==> flow/design.v <==
`timescale 1ns / 1ps
module sensory_neuron( clk, rst, d, th, start, y);
	input clk, rst, start;
	input [6:0] d, th;
	output reg y;
	reg [1:0] state, nextstate;
	reg [6:0] dReg, dNext;
	reg yHold;
	always@(posedge clk)
		if (rst)
		begin
			state <= 2'b00;
			dReg <= 7'b0;
			yHold <= 1'b0;
		end
		else
		begin
			state <= nextstate;
			dReg <= dNext;
			yHold <= y;
		end
	always@(*)
	begin
		dNext = dReg;
		y = yHold;
		case (state)
			2'b00: 
				begin
				dNext = 7'b0;
				nextstate = (start)? 2'b01: 2'b00;
				y = 1'b0;
				end
			2'b01:
				begin 
				dNext = d;
				nextstate = 2'b10;
				y = 1'b0;
				end
			2'b10:
				if( dReg == th)
					nextstate = 2'b11;
				else
					nextstate = 2'b00;
			2'b11:
				begin
				y = 1'b1;
				nextstate = 2'b00;
				end
		endcase
	end
endmodule 
`timescale 1ns / 1ps
module direction_ganglion(clk, rst, distance, start, dir, colrcode, flat);
	input clk, rst, start, dir;
	input [99:0] distance;
	output reg colrcode;
	output reg [6:0] flat;
	localparam [25:0] WAIT_LIMIT = 26'd7;
	reg [3:0] state, nextstate;
	reg [25:0] cnt, cntNext;
	reg [6:0] ascnt, ascntNext, dscnt, dscntNext; 
	reg [99:0] dReg, dRegNext, prevReg, prevRegNext;
	reg colrHold;
	reg [6:0] flatHold;
	always @(posedge clk)
	if (rst)
	begin
		state <= 4'b0000;
		cnt <= 26'b0;
		ascnt <= 7'b0;
		dscnt <= 7'b0;
		dReg <= 100'b0;
		prevReg <= 100'b0;
		colrHold <= 1'b0;
		flatHold <= 7'b0;
	end
	else
	begin
		colrHold <= colrcode;
		flatHold <= flat;
		state <= nextstate;
		cnt <= cntNext;
		ascnt <= ascntNext;
		dscnt <= dscntNext;
		dReg <= dRegNext;
		prevReg <= prevRegNext;
	end
	always @(*)
	begin
		cntNext = cnt;
		ascntNext = ascnt;
		dscntNext = dscnt;
		dRegNext = dReg;
		prevRegNext = prevReg;
		colrcode = colrHold;
		flat = flatHold;
		case(state)
			4'b0000:
			begin
				cntNext = 26'b0;
				ascntNext = 7'b0;
				dscntNext = 7'b0;
				dRegNext = 100'b0;
				prevRegNext = 100'b0;
				nextstate= (start)? 4'b0001:4'b0000; 
			end
			4'b0001:
			begin
				dRegNext = distance;
				nextstate = 4'b0010;
			end
			4'b0010:
			begin
				cntNext = cnt + 1;
				if(cnt < WAIT_LIMIT)
					nextstate = 4'b0010;
				else
					nextstate = 4'b0011;
			end
			4'b0011:
			begin
				prevRegNext = dReg;
				dRegNext = distance;
				cntNext = 26'b0;
				nextstate = 4'b0100;
			end
			4'b0100:
			begin
				if	(prevReg > dReg)
					nextstate = 4'b0101;
				else if (prevReg < dReg)
					nextstate = 4'b0110;
				else
					nextstate = 4'b0010;
			end
			4'b0101:
			begin
				dscntNext = dscnt + 1;
				nextstate = (start)? 4'b0010:4'b0111;
			end
			4'b0110:
			begin
				ascntNext = ascnt + 1;
				nextstate = (start)? 4'b0010:4'b0111;
			end
			4'b0111:
				nextstate = (dir)? 4'b1000:4'b1001;
			4'b1000:
			begin
				flat = ascnt;
				colrcode = 1'b1;
				nextstate = 4'b0000;
			end
			4'b1001:
			begin
				flat = dscnt;
				colrcode = 1'b0;
				nextstate = 4'b0000;
			end
			default: 
			begin
				nextstate = 4'b0000;
				cntNext = 26'b0;
				ascntNext = 7'b0;
				dscntNext = 7'b0;
				dRegNext = 100'b0;
				prevRegNext = 100'b0;
				flat = 7'b0;
				colrcode = 1'b0;
			end
		endcase
	end
endmodule
`timescale 1ns / 1ps
module inter_neuron(clk, rst, flat, th, mode, shape_code, wAddr, wE);
	input clk, rst, mode;
	input [6:0] th, flat;
	output reg wE;
	output reg [11:0] shape_code;
	output reg [4:0] wAddr;
	reg [4:0] state, nextstate, wAddrNext;
	reg [6:0] fReg, fRegNext;
	reg [11:0] shape_codeNext;
	reg wEHold;
	always @(posedge clk)
	if (rst)
	begin
		state <= 5'b00000;
		fReg <= 7'b0;
		wAddr <= 5'b0;
		shape_code <= 12'b0;
		wEHold <= 1'b0;
	end
	else
	begin
		wEHold <= wE;
		state <= nextstate;
		fReg <= fRegNext;
		wAddr <= wAddrNext;
		shape_code <= shape_codeNext;
	end
	always @(*)
	begin
		fRegNext = fReg;
		wAddrNext = wAddr;
		shape_codeNext = shape_code;
		wE = wEHold;
		case(state)
		5'b00000:
		begin
			fRegNext = 7'b0;
			nextstate = (mode)? 5'b00000:5'b00001;
			wE = 1'b0;
		end
		5'b00001:
		begin
			fRegNext = flat;
			nextstate = 5'b00010;
			wE = 1'b0;
		end
		5'b00010:
			if (fReg == th)
				nextstate = 5'b00011;
			else
				nextstate = 5'b00000;
		5'b00011:
			case(th)
				7'b1100100: nextstate = 5'b00100;
				7'b1011111: nextstate = 5'b00101;
				7'b1011010: nextstate = 5'b00110;
				7'b1010101: nextstate = 5'b00111;
				7'b1010000: nextstate = 5'b01000;
				7'b1001011: nextstate = 5'b01001;
				7'b1000110: nextstate = 5'b01010;
				7'b1000001: nextstate = 5'b01011;
				7'b0111100: nextstate = 5'b01100;
				7'b0110111: nextstate = 5'b01101;
				7'b0110010: nextstate = 5'b01110;
				7'b0101101: nextstate = 5'b01111;
				7'b0101000: nextstate = 5'b10000;
				7'b0100011: nextstate = 5'b10001;
				7'b0011110: nextstate = 5'b10010;
				7'b0011001: nextstate = 5'b10011;
				7'b0010100: nextstate = 5'b10100;
				7'b0001111: nextstate = 5'b10101;
				7'b0001010: nextstate = 5'b10110;
				7'b0000101: nextstate = 5'b10111;
				default: nextstate = 5'b00011;
			endcase
		5'b00100:
		begin
			shape_codeNext = {fReg, 5'b00000};
			wAddrNext = 5'b00000;
			wE = 1'b1;
			nextstate = 5'b00011;
		end
		5'b00101:
		begin
			shape_codeNext = {fReg, 5'b00001};
			wAddrNext = 5'b00001;
			wE = 1'b1;
			nextstate = 5'b00011;
		end
		5'b00110:
		begin
			shape_codeNext = {fReg, 5'b00010};
			wAddrNext = 5'b00010;
			wE = 1'b1;
			nextstate = 5'b00011;
		end
		5'b00111:
		begin
			shape_codeNext = {fReg, 5'b00011};
			wAddrNext = 5'b00011;
			wE = 1'b1;
			nextstate = 5'b00011;
		end
		5'b01000:
		begin
			shape_codeNext = {fReg, 5'b00100};
			wAddrNext = 5'b00100;
			wE = 1'b1;
			nextstate = 5'b00011;
		end
		5'b01001:
		begin
			shape_codeNext = {fReg, 5'b00101};
			wAddrNext = 5'b00101;
			wE = 1'b1;
			nextstate = 5'b00011;
		end
		5'b01010:
		begin
			shape_codeNext = {fReg, 5'b00110};
			wAddrNext = 5'b00110;
			wE = 1'b1;
			nextstate = 5'b00011;
		end
		5'b01011:
		begin
			shape_codeNext = {fReg, 5'b00111};
			wAddrNext = 5'b00111;
			wE = 1'b1;
			nextstate = 5'b00011;
		end
		5'b01100:
		begin
			shape_codeNext = {fReg, 5'b01000};
			wAddrNext = 5'b01000;
			wE = 1'b1;
			nextstate = 5'b00011;
		end
		5'b01101:
		begin
			shape_codeNext = {fReg, 5'b01001};
			wAddrNext = 5'b01001;
			wE = 1'b1;
			nextstate = 5'b00011;
		end
		5'b01110:
		begin
			shape_codeNext = {fReg, 5'b01010};
			wAddrNext = 5'b01010;
			wE = 1'b1;
			nextstate = 5'b00011;
		end
		5'b01111:
		begin
			shape_codeNext = {fReg, 5'b01011};
			wAddrNext = 5'b01011;
			wE = 1'b1;
			nextstate = 5'b00011;
		end
		5'b10000:
		begin
			shape_codeNext = {fReg, 5'b01100};
			wAddrNext = 5'b01100;
			wE = 1'b1;
			nextstate = 5'b00011;
		end
		5'b10001:
		begin
			shape_codeNext = {fReg, 5'b01101};
			wAddrNext = 5'b01101;
			wE = 1'b1;
			nextstate = 5'b00011;
		end
		5'b10010:
		begin
			shape_codeNext = {fReg, 5'b01110};
			wAddrNext = 5'b01110;
			wE = 1'b1;
			nextstate = 5'b00011;
		end
		5'b10011:
		begin
			shape_codeNext = {fReg, 5'b01111};
			wAddrNext = 5'b01111;
			wE = 1'b1;
			nextstate = 5'b00011;
		end
		5'b10100:
		begin
			shape_codeNext = {fReg, 5'b10000};
			wAddrNext = 5'b10000;
			wE = 1'b1;
			nextstate = 5'b00011;
		end
		5'b10101:
		begin
			shape_codeNext = {fReg, 5'b10001};
			wAddrNext = 5'b10001;
			wE = 1'b1;
			nextstate = 5'b00011;
		end
		5'b10110:
		begin
			shape_codeNext = {fReg, 5'b10010};
			wAddrNext = 5'b10010;
			wE = 1'b1;
			nextstate = 5'b00011;
		end
		5'b10111:
		begin
			shape_codeNext = {fReg, 5'b10011};
			wAddrNext = 5'b10011;
			wE = 1'b1;
			nextstate = 5'b00011;
		end
		default: 
		begin
			nextstate = 5'b00000;
			shape_codeNext = shape_code;
			wAddrNext = wAddr;
			wE = 1'b0;
			fRegNext = fReg;
		end
	endcase
	end
endmodule
`timescale 1ns / 1ps
module memory_neuron(clk, rst, WE1, WE2, WE3, WE4, WE5, 
							WE6, WE7, WE8, WE9, WE10, WE11, 
							WE12, WE13, WE14, WE15, WE16, WE17, 
							WE18, WE19, WE20, wAddr1, wAddr2, wAddr3, 
							wAddr4, wAddr5, wAddr6, wAddr7, wAddr8, 
							wAddr9, wAddr10, wAddr11, wAddr12, wAddr13, 
							wAddr14, wAddr15, wAddr16, wAddr17, wAddr18, 
							wAddr19, wAddr20, wData1, wData2, wData3, wData4, 
							wData5, wData6, wData7, wData8, wData9, wData10, 
							wData11, wData12, wData13, wData14, wData15, wData16, 
							wData17, wData18, wData19, wData20, rAddr1, rAddr2, 
							rData1, rData2);
	input clk, rst, WE1, WE2, WE3, WE4, WE5, 
			WE6, WE7, WE8, WE9, WE10, WE11, 
			WE12, WE13, WE14, WE15, WE16, WE17, 
			WE18, WE19, WE20;
	input [4:0] wAddr1, wAddr2, wAddr3, wAddr4, wAddr5, 
					wAddr6, wAddr7, wAddr8, wAddr9, wAddr10, 
					wAddr11, wAddr12, wAddr13, wAddr14, wAddr15, 
					wAddr16, wAddr17, wAddr18, wAddr19, wAddr20, 
					rAddr1, rAddr2;
	input [11:0] wData1, wData2, wData3, wData4, wData5, wData6, 
					 wData7, wData8, wData9, wData10, wData11, wData12, 
					 wData13, wData14, wData15, wData16, wData17, wData18, 
					 wData19, wData20;
	output [11:0] rData1, rData2;
	reg [11:0] mem[31:0];
	integer i;
	always@(posedge clk)
		if(rst)
			for (i = 0; i < 32; i = i + 1)
				mem[i] <= 12'b0;
		else if(WE1)
			mem[wAddr1] <= wData1;
		else if(WE2)
			mem[wAddr2] <= wData2;
		else if(WE3)
			mem[wAddr3] <= wData3;
		else if(WE4)
			mem[wAddr4] <= wData4;
		else if(WE5)
			mem[wAddr5] <= wData5;
		else if(WE6)
			mem[wAddr6] <= wData6;
		else if(WE7)
			mem[wAddr7] <= wData7;
		else if(WE8)
			mem[wAddr8] <= wData8;
		else if(WE9)
			mem[wAddr9] <= wData9;
		else if(WE10)
			mem[wAddr10] <= wData10;
		else if(WE11)
			mem[wAddr11] <= wData11;
		else if(WE12)
			mem[wAddr12] <= wData12;
		else if(WE13)
			mem[wAddr13] <= wData13;
		else if(WE14)
			mem[wAddr14] <= wData14;
		else if(WE15)
			mem[wAddr15] <= wData15;
		else if(WE16)
			mem[wAddr16] <= wData16;
		else if(WE17)
			mem[wAddr17] <= wData17;
		else if(WE18)
			mem[wAddr18] <= wData18;
		else if(WE19)
			mem[wAddr19] <= wData19;
		else if(WE20)
			mem[wAddr20] <= wData20;
		else 
			mem[wAddr20 + 1] <= wData1;
	assign rData1 = mem[rAddr1];
	assign rData2 = mem[rAddr2];
endmodule
`timescale 1ns / 1ps
module intelligent_stimuli_comparison_unit(clk, rst, E, asc, dsc, mode, read1, read2, colr1, colr2, colr, oe, dot_m, r_Addr1, r_Addr2);
	input clk, rst, E, mode, colr1, colr2;
	input [6:0] asc, dsc;
	input [11:0] read1, read2;
	output reg colr, oe;
	output reg [4:0] dot_m, r_Addr1, r_Addr2;
	reg [4:0] state, nextstate,  r_Addr1Next,  r_Addr2Next;
	reg [7:0] ascReg, ascRegNext, dscReg, dscRegNext, 
				 remReg1, remReg1Next, remReg2, remReg2Next;
	reg [27:0] cnt, cntNext;
	reg colrHold, oeHold;
	reg [4:0] dot_mHold;
	localparam [27:0] HOLD_LIMIT = 28'd5;
	always @(posedge clk)
	if (rst)
	begin
		state <= 5'b00000;
		ascReg <= 8'b0;
		dscReg <= 8'b0;
		remReg1 <= 8'b0;
		remReg2 <= 8'b0;
		cnt <= 28'b0;
		r_Addr1 <= 5'b0;
		r_Addr2 <= 5'b0;
		colrHold <= 1'b0;
		oeHold <= 1'b0;
		dot_mHold <= 5'b0;
	end
	else
	begin
		colrHold <= colr;
		oeHold <= oe;
		dot_mHold <= dot_m;
		state <= nextstate;
		ascReg <= ascRegNext;
		dscReg <= dscRegNext;
		remReg1 <= remReg1Next;
		remReg2 <= remReg2Next;
		cnt <= cntNext;
		r_Addr1 <= r_Addr1Next;
		r_Addr2 <= r_Addr2Next;
	end
	always @(*)
	begin
		nextstate = state;
		ascRegNext = ascReg;
		dscRegNext = dscReg;
		remReg1Next = remReg1;
		remReg2Next = remReg2;
		cntNext = cnt;
		r_Addr1Next = r_Addr1;
		r_Addr2Next = r_Addr2;
		colr = colrHold;
		oe = oeHold;
		dot_m = dot_mHold;
		case(state)
			5'b00000:
			begin
				ascRegNext = 8'b0;
				dscRegNext = 8'b0;
				cntNext = 28'b0;
				remReg1Next = 8'b0;
				remReg2Next = 8'b0;
				nextstate = (mode)? 5'b00001: 5'b00000;
			end
			5'b00001:
			begin
				ascRegNext = {1'b0, asc[6:0]};  
				dscRegNext = {1'b0, dsc[6:0]};
				nextstate = (E)? 5'b00010:5'b00011;
			end
			5'b00010:
			begin
				r_Addr1Next = 5'b0;
				r_Addr2Next = 5'b0;
				nextstate = 5'b00100;
			end
			5'b00011:
			begin
				r_Addr1Next = 5'b10100;
				r_Addr2Next = 5'b10100;
				nextstate = 5'b10001;
			end
			5'b00100:
			begin
				remReg1Next = ascReg - {1'b0, read1[11:5]};
				remReg2Next = dscReg - {1'b0, read2[11:5]};
				if ( !(r_Addr1 < 5'b10100) && !(r_Addr2 < 5'b10100))
					nextstate = 5'b00000;
				else if ( !(r_Addr1 < 5'b10100) && (r_Addr2 < 5'b10100))
					nextstate = 5'b01011;
				else if (r_Addr1 < 5'b10100)
					nextstate = 5'b00101;
				else
				 nextstate = 5'b00100;
			end
			5'b00101:
			if (remReg1[7] == 1)
				nextstate = 5'b00110;
			else if (remReg1 == 8'b00000000)
				nextstate = 5'b01000;
			else if (remReg1 > 8'b00000000)
				nextstate = 5'b01001;
			else
				nextstate = 5'b00101;
			5'b00110:
			begin
				r_Addr1Next = r_Addr1 + 1;
				nextstate = 5'b00111;
			end
			5'b00111:
			if (r_Addr1 < 5'b10100)
				nextstate = 5'b00101;
			else if (!(r_Addr1 < 5'b10100))
				nextstate = 5'b01011;
			else
				nextstate = 5'b00111;
			5'b01000:
			begin
				colr = colr1;
				dot_m = read1[4:0];
				cntNext = cnt + 1;
				oe = 1'b1;
				if (cnt < HOLD_LIMIT)
					nextstate = 5'b01000;
				else if (!(cnt < HOLD_LIMIT))
					nextstate = 5'b01010;
			end
			5'b01001:
			begin
				ascRegNext = remReg1;
				nextstate = 5'b00010;
			end
			5'b01010:
			begin
				oe = 1'b0;
				cntNext = 28'b0;
				if (r_Addr1 < 5'b10100)
					nextstate = 5'b00101;
				else if (!(r_Addr1 < 5'b10100))
					nextstate = 5'b01011;
				else 
					nextstate = 5'b01010;
			end
			5'b01011:
			if (remReg2[7] == 1)
				nextstate = 5'b01100;
			else if (remReg2 == 8'b00000000)
				nextstate = 5'b01110;
			else if (remReg2 > 8'b00000000)
				nextstate = 5'b01111;
			else
				nextstate = 5'b01011;
			5'b01100:
			begin
				r_Addr2Next = r_Addr2 + 1;
				nextstate = 5'b01101;
			end
			5'b01101:
			if (r_Addr2 < 5'b10100)
				nextstate = 5'b01011;
			else if (!(r_Addr2 < 5'b10100))
				nextstate = 5'b00000;
			else
				nextstate = 5'b01101;
			5'b01110:
			begin
				colr = colr2;
				dot_m = read2[4:0];
				cntNext = cnt + 1;
				oe = 1'b1;
				if (cnt < HOLD_LIMIT)
					nextstate = 5'b01110;
				else if (!(cnt < HOLD_LIMIT))
					nextstate = 5'b10000;
				else
					nextstate = 5'b01110;
			end
			5'b01111:
			begin
				dscRegNext = remReg2;
				r_Addr2Next = 5'b00000;
				nextstate = 5'b00100;
			end
			5'b10000:
			begin
				oe = 1'b0;
				cntNext = 28'b0;
				if (r_Addr2 < 5'b10100)
					nextstate = 5'b01011;
				else if (!(r_Addr2 < 5'b10100))
					nextstate = 5'b00000;
				else
					nextstate = 5'b10000;
			end
			5'b10001:
			begin
				remReg1Next = ascReg - {1'b0, read1[11:5]};
				remReg2Next = dscReg - {1'b0, read2[11:5]};
				cntNext = 28'b0;
				oe = 1'b0;
				if ((r_Addr1 == 5'b00000) && (r_Addr2 == 5'b00000))
					nextstate = 5'b00000;
				else if ((r_Addr1 == 5'b00000) && !(r_Addr2 == 5'b00000))
					nextstate = 5'b10110;
				else if ( !(r_Addr1 == 5'b00000))
					nextstate = 5'b10010;
				else
					nextstate = 5'b10001;
			end
			5'b10010:
			if (remReg1[7] > 8'b00000000)
				nextstate = 5'b10100;
			else if (remReg1 == 8'b00000000)
				nextstate = 5'b10011;
			else
				nextstate = 5'b10010;
			5'b10011:
			begin
				colr = colr1;
				dot_m = read1[4:0];
				oe = 1'b1;
				cntNext = cnt + 1;
				if (cnt < HOLD_LIMIT)
					nextstate = 5'b10011;
				else if (!(cnt < HOLD_LIMIT))
					nextstate = 5'b10110;
				else
					nextstate = 5'b10011;
			end
			5'b10100:
			begin
				colr = colr1;
				dot_m = read1[4:0];
				oe = 1'b1;
				r_Addr1Next = r_Addr1 - 1;
				ascRegNext = remReg1;
				nextstate = 5'b10101;
			end
			5'b10101:
			begin
				cntNext = cnt + 1;
				if (cnt < HOLD_LIMIT)
					nextstate = 5'b10101;
				else if ( !(cnt < HOLD_LIMIT) && r_Addr1 != 8'b00000000)
					nextstate = 5'b10001;
				else if ( cnt < HOLD_LIMIT && r_Addr1 == 8'b00000000)
					nextstate = 5'b10110;
			end
			5'b10110:
			begin
				cntNext = 28'b0;
				oe = 1'b0;
				if (remReg2 == 8'b00000000)
					nextstate = 5'b11000;
				else if (remReg2 > 8'b00000000)
					nextstate = 5'b10111;
				else 
					nextstate = 5'b10110;
			end
			5'b10111:
			begin
				colr = colr2;
				dot_m = read2[4:0];
				oe = 1'b1;
				r_Addr2Next = r_Addr2 - 1;
				dscRegNext = remReg2;
				nextstate = 5'b10101;
			end
			5'b11000:
			begin
				colr = colr2;
				dot_m = read2[4:0];
				oe = 1'b1;
				cntNext = cnt + 1;
				if (cnt < HOLD_LIMIT)
					nextstate = 5'b11000;
				else if (!(cnt < HOLD_LIMIT))
					nextstate = 5'b00000;
				else
					nextstate = 5'b11000;
			end
			5'b11001:
			begin
				cntNext = cnt + 1;
				if (cnt < HOLD_LIMIT)
					nextstate = 5'b11001;
				else if ( !(cnt < HOLD_LIMIT) && r_Addr2 == 8'b00000000)
					nextstate = 5'b00000;
				else if ( !(cnt < HOLD_LIMIT) && r_Addr2 != 8'b00000000)
					nextstate = 5'b10110;
				else
					nextstate = 5'b11001;
			end
			default:
			begin
				ascRegNext = 8'b0;
				dscRegNext = 8'b0;
				cntNext = 28'b0;
				remReg1Next = 8'b0;
				remReg2Next = 8'b0;
				r_Addr1Next = 5'b0;
				r_Addr2Next = 5'b0;
				colr = 1'b0;
				dot_m = 5'b0;
				oe = 1'b0;
			end
		endcase
	end
endmodule
`timescale 1ns / 1ps
module brain_m(clk, rst, distance, mode, start, E, color, OE, shape);
	input clk, rst, mode, start, E;
	input [6:0] distance;
	output color, OE;
	output [4:0] shape;
	wire [99:0] W1;
	wire W2, W3, W8, W13, W14, 
		  W15, W16, W17, W18, W19, 
		  W20, W21, W22, W23, W24, 
		  W25, W26, W27, W28, W29, 
		  W30, W31;
	wire [6:0] W4, W5;
	wire [11:0] W6, W51, W52, W53, 
					W54, W55, W56, W57, 
					W58, W59, W60, W61, 
					W62, W63, W64, W65, 
					W66, W67, W68, W69, 
					W11, W12;
	wire [4:0] W7, W32, W33, W34, W35, 
				  W36, W37, W38, W39, W40, 
				  W41, W42, W43, W44, W45, 
				  W46, W47, W48, W49, W50, 
				  W9, W10;
	sensory_neuron s1(clk, rst, distance, 7'b0000010, start, W1[0]);
	sensory_neuron s2(clk, rst, distance, 7'b0000011, start, W1[1]);
	sensory_neuron s3(clk, rst, distance, 7'b0000100, start, W1[2]);
	sensory_neuron s4(clk, rst, distance, 7'b0000101, start, W1[3]);
	sensory_neuron s5(clk, rst, distance, 7'b0000110, start, W1[4]);
	sensory_neuron s6(clk, rst, distance, 7'b0000111, start, W1[5]);
	sensory_neuron s7(clk, rst, distance, 7'b0001000, start, W1[6]);
	sensory_neuron s8(clk, rst, distance, 7'b0001001, start, W1[7]);
	sensory_neuron s9(clk, rst, distance, 7'b0001010, start, W1[8]);
	sensory_neuron s10(clk, rst, distance, 7'b0001011, start, W1[9]);
	sensory_neuron s11(clk, rst, distance, 7'b0001100, start, W1[10]);
	sensory_neuron s12(clk, rst, distance, 7'b0001101, start, W1[11]);
	sensory_neuron s13(clk, rst, distance, 7'b0001110, start, W1[12]);
	sensory_neuron s14(clk, rst, distance, 7'b0001111, start, W1[13]);
	sensory_neuron s15(clk, rst, distance, 7'b0010000, start, W1[14]);
	sensory_neuron s16(clk, rst, distance, 7'b0010001, start, W1[15]);
	sensory_neuron s17(clk, rst, distance, 7'b0010010, start, W1[16]);
	sensory_neuron s18(clk, rst, distance, 7'b0010011, start, W1[17]);
	sensory_neuron s19(clk, rst, distance, 7'b0010100, start, W1[18]);
	sensory_neuron s20(clk, rst, distance, 7'b0010101, start, W1[19]);
	sensory_neuron s21(clk, rst, distance, 7'b0010110, start, W1[20]);
	sensory_neuron s22(clk, rst, distance, 7'b0010111, start, W1[21]);
	sensory_neuron s23(clk, rst, distance, 7'b0011000, start, W1[22]);
	sensory_neuron s24(clk, rst, distance, 7'b0011001, start, W1[23]);
	sensory_neuron s25(clk, rst, distance, 7'b0011010, start, W1[24]);
	sensory_neuron s26(clk, rst, distance, 7'b0011011, start, W1[25]);
	sensory_neuron s27(clk, rst, distance, 7'b0011100, start, W1[26]);
	sensory_neuron s28(clk, rst, distance, 7'b0011101, start, W1[27]);
	sensory_neuron s29(clk, rst, distance, 7'b0011110, start, W1[28]);
	sensory_neuron s30(clk, rst, distance, 7'b0011111, start, W1[29]);
	sensory_neuron s31(clk, rst, distance, 7'b0100000, start, W1[30]);
	sensory_neuron s32(clk, rst, distance, 7'b0100001, start, W1[31]);
	sensory_neuron s33(clk, rst, distance, 7'b0100010, start, W1[32]);
	sensory_neuron s34(clk, rst, distance, 7'b0100011, start, W1[33]);
	sensory_neuron s35(clk, rst, distance, 7'b0100100, start, W1[34]);
	sensory_neuron s36(clk, rst, distance, 7'b0100101, start, W1[35]);
	sensory_neuron s37(clk, rst, distance, 7'b0100110, start, W1[36]);
	sensory_neuron s38(clk, rst, distance, 7'b0100111, start, W1[37]);
	sensory_neuron s39(clk, rst, distance, 7'b0101000, start, W1[38]);
	sensory_neuron s40(clk, rst, distance, 7'b0101001, start, W1[39]);
	sensory_neuron s41(clk, rst, distance, 7'b0101010, start, W1[40]);
	sensory_neuron s42(clk, rst, distance, 7'b0101011, start, W1[41]);
	sensory_neuron s43(clk, rst, distance, 7'b0101100, start, W1[42]);
	sensory_neuron s44(clk, rst, distance, 7'b0101101, start, W1[43]);
	sensory_neuron s45(clk, rst, distance, 7'b0101110, start, W1[44]);
	sensory_neuron s46(clk, rst, distance, 7'b0101111, start, W1[45]);
	sensory_neuron s47(clk, rst, distance, 7'b0110000, start, W1[46]);
	sensory_neuron s48(clk, rst, distance, 7'b0110001, start, W1[47]);
	sensory_neuron s49(clk, rst, distance, 7'b0110010, start, W1[48]);
	sensory_neuron s50(clk, rst, distance, 7'b0110011, start, W1[49]);
	sensory_neuron s51(clk, rst, distance, 7'b0110100, start, W1[50]);
	sensory_neuron s52(clk, rst, distance, 7'b0110101, start, W1[51]);
	sensory_neuron s53(clk, rst, distance, 7'b0110110, start, W1[52]);
	sensory_neuron s54(clk, rst, distance, 7'b0110111, start, W1[53]);
	sensory_neuron s55(clk, rst, distance, 7'b0111000, start, W1[54]);
	sensory_neuron s56(clk, rst, distance, 7'b0111001, start, W1[55]);
	sensory_neuron s57(clk, rst, distance, 7'b0111010, start, W1[56]);
	sensory_neuron s58(clk, rst, distance, 7'b0111011, start, W1[57]);
	sensory_neuron s59(clk, rst, distance, 7'b0111100, start, W1[58]);
	sensory_neuron s60(clk, rst, distance, 7'b0111101, start, W1[59]);
	sensory_neuron s61(clk, rst, distance, 7'b0111110, start, W1[60]);
	sensory_neuron s62(clk, rst, distance, 7'b0111111, start, W1[61]);
	sensory_neuron s63(clk, rst, distance, 7'b1000000, start, W1[62]);
	sensory_neuron s64(clk, rst, distance, 7'b1000001, start, W1[63]);
	sensory_neuron s65(clk, rst, distance, 7'b1000010, start, W1[64]);
	sensory_neuron s66(clk, rst, distance, 7'b1000011, start, W1[65]);
	sensory_neuron s67(clk, rst, distance, 7'b1000100, start, W1[66]);
	sensory_neuron s68(clk, rst, distance, 7'b1000101, start, W1[67]);
	sensory_neuron s69(clk, rst, distance, 7'b1000110, start, W1[68]);
	sensory_neuron s70(clk, rst, distance, 7'b1000111, start, W1[69]);
	sensory_neuron s71(clk, rst, distance, 7'b1001000, start, W1[70]);
	sensory_neuron s72(clk, rst, distance, 7'b1001001, start, W1[71]);
	sensory_neuron s73(clk, rst, distance, 7'b1001010, start, W1[72]);
	sensory_neuron s74(clk, rst, distance, 7'b1001011, start, W1[73]);
	sensory_neuron s75(clk, rst, distance, 7'b1001100, start, W1[74]);
	sensory_neuron s76(clk, rst, distance, 7'b1001101, start, W1[75]);
	sensory_neuron s77(clk, rst, distance, 7'b1001110, start, W1[76]);
	sensory_neuron s78(clk, rst, distance, 7'b1001111, start, W1[77]);
	sensory_neuron s79(clk, rst, distance, 7'b1010000, start, W1[78]);
	sensory_neuron s80(clk, rst, distance, 7'b1010001, start, W1[79]);
	sensory_neuron s81(clk, rst, distance, 7'b1010010, start, W1[80]);
	sensory_neuron s82(clk, rst, distance, 7'b1010011, start, W1[81]);
	sensory_neuron s83(clk, rst, distance, 7'b1010100, start, W1[82]);
	sensory_neuron s84(clk, rst, distance, 7'b1010101, start, W1[83]);
	sensory_neuron s85(clk, rst, distance, 7'b1010110, start, W1[84]);
	sensory_neuron s86(clk, rst, distance, 7'b1010111, start, W1[85]);
	sensory_neuron s87(clk, rst, distance, 7'b1011000, start, W1[86]);
	sensory_neuron s88(clk, rst, distance, 7'b1011001, start, W1[87]);
	sensory_neuron s89(clk, rst, distance, 7'b1011010, start, W1[88]);
	sensory_neuron s90(clk, rst, distance, 7'b1011011, start, W1[89]);
	sensory_neuron s91(clk, rst, distance, 7'b1011100, start, W1[90]);
	sensory_neuron s92(clk, rst, distance, 7'b1011101, start, W1[91]);
	sensory_neuron s93(clk, rst, distance, 7'b1011110, start, W1[92]);
	sensory_neuron s94(clk, rst, distance, 7'b1011111, start, W1[93]);
	sensory_neuron s95(clk, rst, distance, 7'b1100000, start, W1[94]);
	sensory_neuron s96(clk, rst, distance, 7'b1100001, start, W1[95]);
	sensory_neuron s97(clk, rst, distance, 7'b1100010, start, W1[96]);
	sensory_neuron s98(clk, rst, distance, 7'b1100011, start, W1[97]);
	sensory_neuron s99(clk, rst, distance, 7'b1100100, start, W1[98]);
	sensory_neuron s100(clk, rst, distance, 7'b1100101, start, W1[99]);
	direction_ganglion d1(clk, rst, W1, start, 1'b1, W2, W4);
	direction_ganglion d2(clk, rst, W1, start, 1'b0, W3, W5);
	inter_neuron in1(clk, rst, W5, 7'b1100100, mode, W6, W7, W8);
	inter_neuron in2(clk, rst, W5, 7'b1011111, mode, W51, W32, W13);
	inter_neuron in3(clk, rst, W5, 7'b1011010, mode, W52, W33, W14);
	inter_neuron in4(clk, rst, W5, 7'b1010101, mode, W53, W34, W15);
	inter_neuron in5(clk, rst, W5, 7'b1010000, mode, W54, W35, W16);
	inter_neuron in6(clk, rst, W5, 7'b1001011, mode, W55, W36, W17);
	inter_neuron in7(clk, rst, W5, 7'b1000110, mode, W56, W37, W18);
	inter_neuron in8(clk, rst, W5, 7'b1000001, mode, W57, W38, W19);
	inter_neuron in9(clk, rst, W5, 7'b0111100, mode, W58, W39, W20);
	inter_neuron in10(clk, rst, W5, 7'b0110111, mode, W59, W40, W21);
	inter_neuron in11(clk, rst, W5, 7'b0110010, mode, W60, W41, W22);
	inter_neuron in12(clk, rst, W5, 7'b0101101, mode, W61, W42, W23);
	inter_neuron in13(clk, rst, W5, 7'b0101000, mode, W62, W43, W24);
	inter_neuron in14(clk, rst, W5, 7'b0100011, mode, W63, W44, W25);
	inter_neuron in15(clk, rst, W5, 7'b0011110, mode, W64, W45, W26);
	inter_neuron in16(clk, rst, W5, 7'b0011001, mode, W65, W46, W27);
	inter_neuron in17(clk, rst, W5, 7'b0010100, mode, W66, W47, W28);
	inter_neuron in18(clk, rst, W5, 7'b0001111, mode, W67, W48, W29);
	inter_neuron in19(clk, rst, W5, 7'b0001010, mode, W68, W49, W30);
	inter_neuron in20(clk, rst, W5, 7'b0000101, mode, W69, W50, W31);
	memory_neuron m(clk, rst, W8, W13, W14, W15, W16, W17, W18, W19, 
						W20, W21, W22, W23, W24, W25, W26, W27, W28, 
						W29, W30, W31, W7, W32, W33, W34, W35, W36, 
						W37, W38, W39, W40, W41, W42, W43, W44, W45, 
						W46, W47, W48, W49, W50, W6, W51, W52, W53, 
						W54, W55, W56, W57, W58, W59, W60, W61, W62, 
						W63, W64, W65, W66, W67, W68, W69, W9, W10, 
						W11, W12);
	intelligent_stimuli_comparison_unit iscu(clk, rst, E, W4, W5, mode, W11, W12, W2, W3, color, OE, shape, W9, W10);
endmodule
Reports on brain_m
The steps from the RTL of brain_m to its reports follow in flow order.
Lines are those of the file above, counted from 1.
Operators carry their Yosys type and port widths (W data, S select, Z words).
Library cell names are shortened.
{ "inputs": {"design": "brain_m", "clk_port": "clk", "library": "sky130hd", "pvt_corner": "tt_025C_1v80"} }

Word level
Counts by Yosys on the flattened word-level netlist (proc, flatten, opt, wreduce; memories kept). Print and check cells are left out.
Memory sizes are those after Yosys's memory passes, which may raise the word count (mostly to a power of two), join words into wider ones and drop unused or constant bits.
{ "word_totals": {"ff_bits": 2186, "mem_bits_rw": 384, "n_memories": 1, "in_bits": 12, "output_inout_bits": 7} }
{ "op_classes": {"addsub": 14, "cmp": 12, "n_eq": 924, "mux": 1405, "n_reduce_logical": 478} }
{ "memory_table": {"columns": ["memory", "size", "word_bits", "line", "rtl"], "rows": [
  ["m.mem", 32, 12, 428, "reg [11:0] mem[31:0];"]
]} }
{ "op_table": {"columns": ["cell", "n"], "rows": [
  ["$pmux W12 S20", 20],
  ["$mux W12", 271],
  ["$pmux W5 S20", 20],
  ["$pmux W7 S2", 124],
  ["$mux W5", 292],
  ["$eq A5 B5 Y1 const B", 170],
  ["$eq A5 B4 Y1 const B", 168],
  ["$pmux W2 S4", 100],
  ["$pmux W100 S2", 4],
  ["$pmux W5 S5", 20],
  ["$reduce_or A2 Y1", 231],
  ["$reduce_or A20 Y1", 21],
  ["$eq A5 B3 Y1 const B", 84],
  ["$eq A2 B2 Y1 const B", 200],
  ["$reduce_bool A20 Y1", 20],
  ["$eq A7 B7 Y1 const B", 46],
  ["$pmux W1 S3", 101],
  ["$mux W1", 282],
  ["$eq A7 B6 Y1 const B", 38],
  ["$mux W2", 122],
  ["$reduce_or A12 Y1", 20],
  ["$eq A5 B2 Y1 const B", 42],
  ["$gt A100 B100 Y1", 2],
  ["$lt A100 B100 Y1", 2],
  ["$eq A2 B1 Y1 const B", 100],
  ["$logic_not A2 Y1", 100],
  ["$eq A7 B5 Y1 const B", 19],
  ["$logic_not A5 Y1", 23]
]} }
Other operator kinds: 49; their cells: 191.

Logic depth
Longest topological path by Yosys (ltp), each cell counted once; first at word level (registers and memories cut), then after technology mapping (sequential cells cut; the memories' decode and read muxes count).
{ "logic_depth": {"ltp_word": 27, "ABC_AREA": 0, "ltp_mapped": 18, "depth_no_buf": 15} }

Netlist
Yosys stat after the flow's synthesis: flattened, memories mapped to cells. It holds for the ABC_AREA given above (unset counts as 0); a run with the other value may have another netlist.
The area totals of this step are shown rounded.
{ "mapped": {"cell_count": 10918, "synth_area_mm2": 0.1062, "seqArea_mm2": 0.05621, "ffs": 2616, "buffers": 907} }
{ "types": {"columns": ["cell", "n"], "rows": [
  ["dfxtp_1", 2232],
  ["edfxtp_1", 384],
  ["a21oi_1", 1467],
  ["mux4_2", 240],
  ["nor2_1", 1189],
  ["o21ai_0", 814],
  ["nand3_1", 792],
  ["ha_1", 226],
  ["clkbuf_1", 631],
  ["nor3b_1", 265],
  ["mux2i_1", 174],
  ["nor2b_1", 261],
  ["a22o_1", 151],
  ["nand2_1", 303],
  ["a2111o_1", 100],
  ["inv_1", 296],
  ["and2_1", 152],
  ["buf_1", 226]
]} }
Other cell types: 74; their cells: 1015.
The figures by module come from a second, unflattened synthesis with its own total; it is not the netlist above.
{ "unflattened": {"cells_unflattened": 15596, "hier_area_mm2": 0.1426} }
Each row is one instance without its submodules.
{ "modules": {"columns": ["module", "instances", "cells", "area_mm2", "seq_area_mm2"], "rows": [
  ["sensory_neuron", 100, 55, 0.0004905, 0.0002402],
  ["inter_neuron", 20, 224, 0.002012, 0.0008808],
  ["direction_ganglion", 2, 1534, 0.0121, 0.005165],
  ["memory_neuron", 1, 1915, 0.02379, 0.01153],
  ["intelligent_stimuli_comparison_unit", 1, 631, 0.005324, 0.002062],
  ["brain_m", 1, 2, 0.0000075, 0]
]} }

Path before layout
OpenSTA on the mapped netlist: ideal clock, no wires. The path of least setup slack (recovery checks aside). Input and output delay are each 20% of the period. Register names are those of the netlist, which keeps one name where synthesis merged equal registers.
{ "synth_path": {"path_type": "input-to-reg", "startpoint": "input port rst", "endpoint": "memory m.mem[19][0]", "clock_period_ps": 10000, "input_delay_ps": 2000, "setup_ps": 350, "arrival_ps": 4404, "required_time_ps": 9650, "path_slack_ps": 5245, "path_delay_ps": 2754, "driving_pins": 12, "path_buffers": 3, "synth_period_reached_ps": 4755} }
"path_delay_ps" is the arrival time less input delay plus setup time.
"driving_pins": output pins that drive a net of the path, with the launching flip-flop's if there is one; two outputs of one cell count as two.
"synth_period_reached_ps" is the clock period less the worst setup slack; recovery checks do not enter. This is arithmetic on one report: input and output delays are still those of the set period (20% each).
Between the ends stands the longest chain of elaborated cells between them, by number of cells; it is not shown to be the way that was timed. Of several equally long chains one is given.
A line is the first line of the expression or statement that the cell stems from. Yosys adds cells for indexed reads and writes and turns some case tables into memories.
Only ways into the end's enable, where the timed path ends, are counted here.
{ "synth_via": {"path_cell_list": "nor2_1 -> and4_1 -> nand4_4 -> or4_1 -> buf_2 -> o2111a_1 -> o21ai_2 -> a21o_1 -> buf_6 -> o2111ai_2 -> buf_6 -> nand2_1", "elab_chain_cells": 22, "cells_between": 103, "cone_lines": 1, "cone_classes": "83 x mux; 20 x reduce/logical"} }
{ "synth_lines": {"columns": ["item", "line", "rtl"], "rows": [
  ["from (decl)", 792, "input clk, rst, mode, start, E;"],
  ["$mux W1", 431, "if(rst)"],
  ["$reduce_or A12 Y1", null, null],
  ["$mux W5 (20 in a row)", null, null],
  ["to (decl)", 428, "reg [11:0] mem[31:0];"]
]} }

Timing after layout
Path of least setup slack in the final report of run A (OpenROAD, finished layout, wires in). Where an end is a register, its clock arrival counts in the times.
The report prints the path's times to 10 ps; the period is as set.
{ "layout_path": {"path_type": "reg-to-output", "startpoint": "register (name not given)", "endpoint": "output port shape[0]", "clock_period_ps": 9770, "out_delay_ps": 1950, "arrival_ps": 4710, "required_time_ps": 7820, "path_slack_ps": 3110, "driving_pins": 7, "path_buffers": 2} }
{ "layout_via": {"path_cell_list": "dfxtp_4 -> buf_4 -> mux4_2 -> mux4_2 -> mux2i_1 -> o221ai_1 -> clkdlybuf4s50_1"} }
{ "layout_lines": {"columns": ["item", "line", "rtl"], "rows": [
  ["to (decl)", 795, "output [4:0] shape;"]
]} }
No chain of elaborated cells between the ends is given.

Lab notebook: brain_m

Top module brain_m; platform sky130hd; tools Yosys and OpenROAD; 3 stored runs in no particular order. Input and output delays are each 20% of the period that was set; the output load is 0.01 pF.
"timing.achieved_period_ps": clock period set for the run, less the worst setup slack. It is reckoned from that one timing run; input and output delays stay at 20% of the period that was set.
"timing.worst_path_ps" means the part of the period allowed to the worst setup path (the constraints hold back 20% at inputs and 20% at outputs) less its slack; where the path has registers, the arrival times of their clocks count too.
"timing.worst_path_ps" is given in steps of 10 ps.
Values from the reports are rounded here.

Run A
==> flow/run.sh <==
#!/bin/bash
# the make line also repeats the synthesis and layout settings of config.mk as NAME=value (left out here)
make -C /OpenROAD-flow-scripts/flow DESIGN_CONFIG=/design/flow/config.mk WORK_HOME=/design/flow/orfs CLKGATE_MAP_FILE= finish
==> flow/config.mk <==
export PLATFORM = sky130hd
export DESIGN_NAME = brain_m
export DESIGN_NICKNAME = brain_m
export VERILOG_FILES = /design/flow/design.v
export SDC_FILE = /design/flow/constraint.sdc
export NUM_CORES = 4
export LEC_CHECK = 0
export CAP_MARGIN = 30
export CORE_MARGIN = 2
export CORE_UTILIZATION = 40
export SLEW_MARGIN = 20
==> flow/constraint.sdc <==
create_clock -name core_clock -period 9.77 [get_ports {clk}]
set_input_delay 1.9540 -clock core_clock [delete_from_list [all_inputs] [get_ports {clk}]]
set_output_delay 1.9540 -clock core_clock [all_outputs]
set_load 0.01 [all_outputs]

==> results of run A, as JSON <==
{
  "synthArea_mm2": 0.1062,
  "design.die.area_mm2": 0.2697,
  "fin_util_pct": 44.9,
  "ws_setup_ps": 3111,
  "tns_setup_ps": 0,
  "timing.hold.ws_ps": 381,
  "timing.achieved_period_ps": 6659,
  "timing.worst_path_ps": 4710,
  "path_kind": "reg-to-output"
}

Run B
==> flow/run.sh <==
#!/bin/bash
# the make line also repeats the synthesis and layout settings of config.mk as NAME=value (left out here)
make -C /OpenROAD-flow-scripts/flow DESIGN_CONFIG=/design/flow/config.mk WORK_HOME=/design/flow/orfs CLKGATE_MAP_FILE= finish
==> flow/config.mk <==
export PLATFORM = sky130hd
export DESIGN_NAME = brain_m
export DESIGN_NICKNAME = brain_m
export VERILOG_FILES = /design/flow/design.v
export SDC_FILE = /design/flow/constraint.sdc
export NUM_CORES = 4
export LEC_CHECK = 0
export ABC_AREA = 1
export CAP_MARGIN = 25
export CORE_MARGIN = 2
export CORE_UTILIZATION = 15
export CTS_CLUSTER_DIAMETER = 108
export HOLD_SLACK_MARGIN = 0.19
export MIN_ROUTING_LAYER = met1
export SLEW_MARGIN = 20
export TNS_END_PERCENT = 95
==> flow/constraint.sdc <==
create_clock -name core_clock -period 11.3 [get_ports {clk}]
set_input_delay 2.2600 -clock core_clock [delete_from_list [all_inputs] [get_ports {clk}]]
set_output_delay 2.2600 -clock core_clock [all_outputs]
set_load 0.01 [all_outputs]

==> results of run B, as JSON <==
{
  "synthArea_mm2": 0.1073,
  "design.die.area_mm2": 0.7221,
  "fin_util_pct": 17.7,
  "ws_setup_ps": 4175,
  "tns_setup_ps": 0,
  "timing.hold.ws_ps": 399,
  "timing.achieved_period_ps": 7125,
  "timing.worst_path_ps": 4870,
  "path_kind": "reg-to-output"
}

Run C
==> flow/run.sh <==
#!/bin/bash
# the make line also repeats the synthesis and layout settings of config.mk as NAME=value (left out here)
make -C /OpenROAD-flow-scripts/flow DESIGN_CONFIG=/design/flow/config.mk WORK_HOME=/design/flow/orfs CLKGATE_MAP_FILE= finish
==> flow/config.mk <==
export PLATFORM = sky130hd
export DESIGN_NAME = brain_m
export DESIGN_NICKNAME = brain_m
export VERILOG_FILES = /design/flow/design.v
export SDC_FILE = /design/flow/constraint.sdc
export NUM_CORES = 4
export LEC_CHECK = 0
export CAP_MARGIN = 20
export CELL_PAD_IN_SITES_DETAIL_PLACEMENT = 1
export CORE_MARGIN = 2
export CORE_UTILIZATION = 70
export CTS_CLUSTER_SIZE = 49
export MAX_ROUTING_LAYER = met5
export PLACE_DENSITY = 0.53
export SETUP_SLACK_MARGIN = 1.13
export SLEW_MARGIN = 20
==> flow/constraint.sdc <==
create_clock -name core_clock -period 5.46 [get_ports {clk}]
set_input_delay 1.0920 -clock core_clock [delete_from_list [all_inputs] [get_ports {clk}]]
set_output_delay 1.0920 -clock core_clock [all_outputs]
set_load 0.01 [all_outputs]

==> results of run C, as JSON <==
{
  "outcome": "incomplete, clock tree synthesis halted on DPL-0033"
}
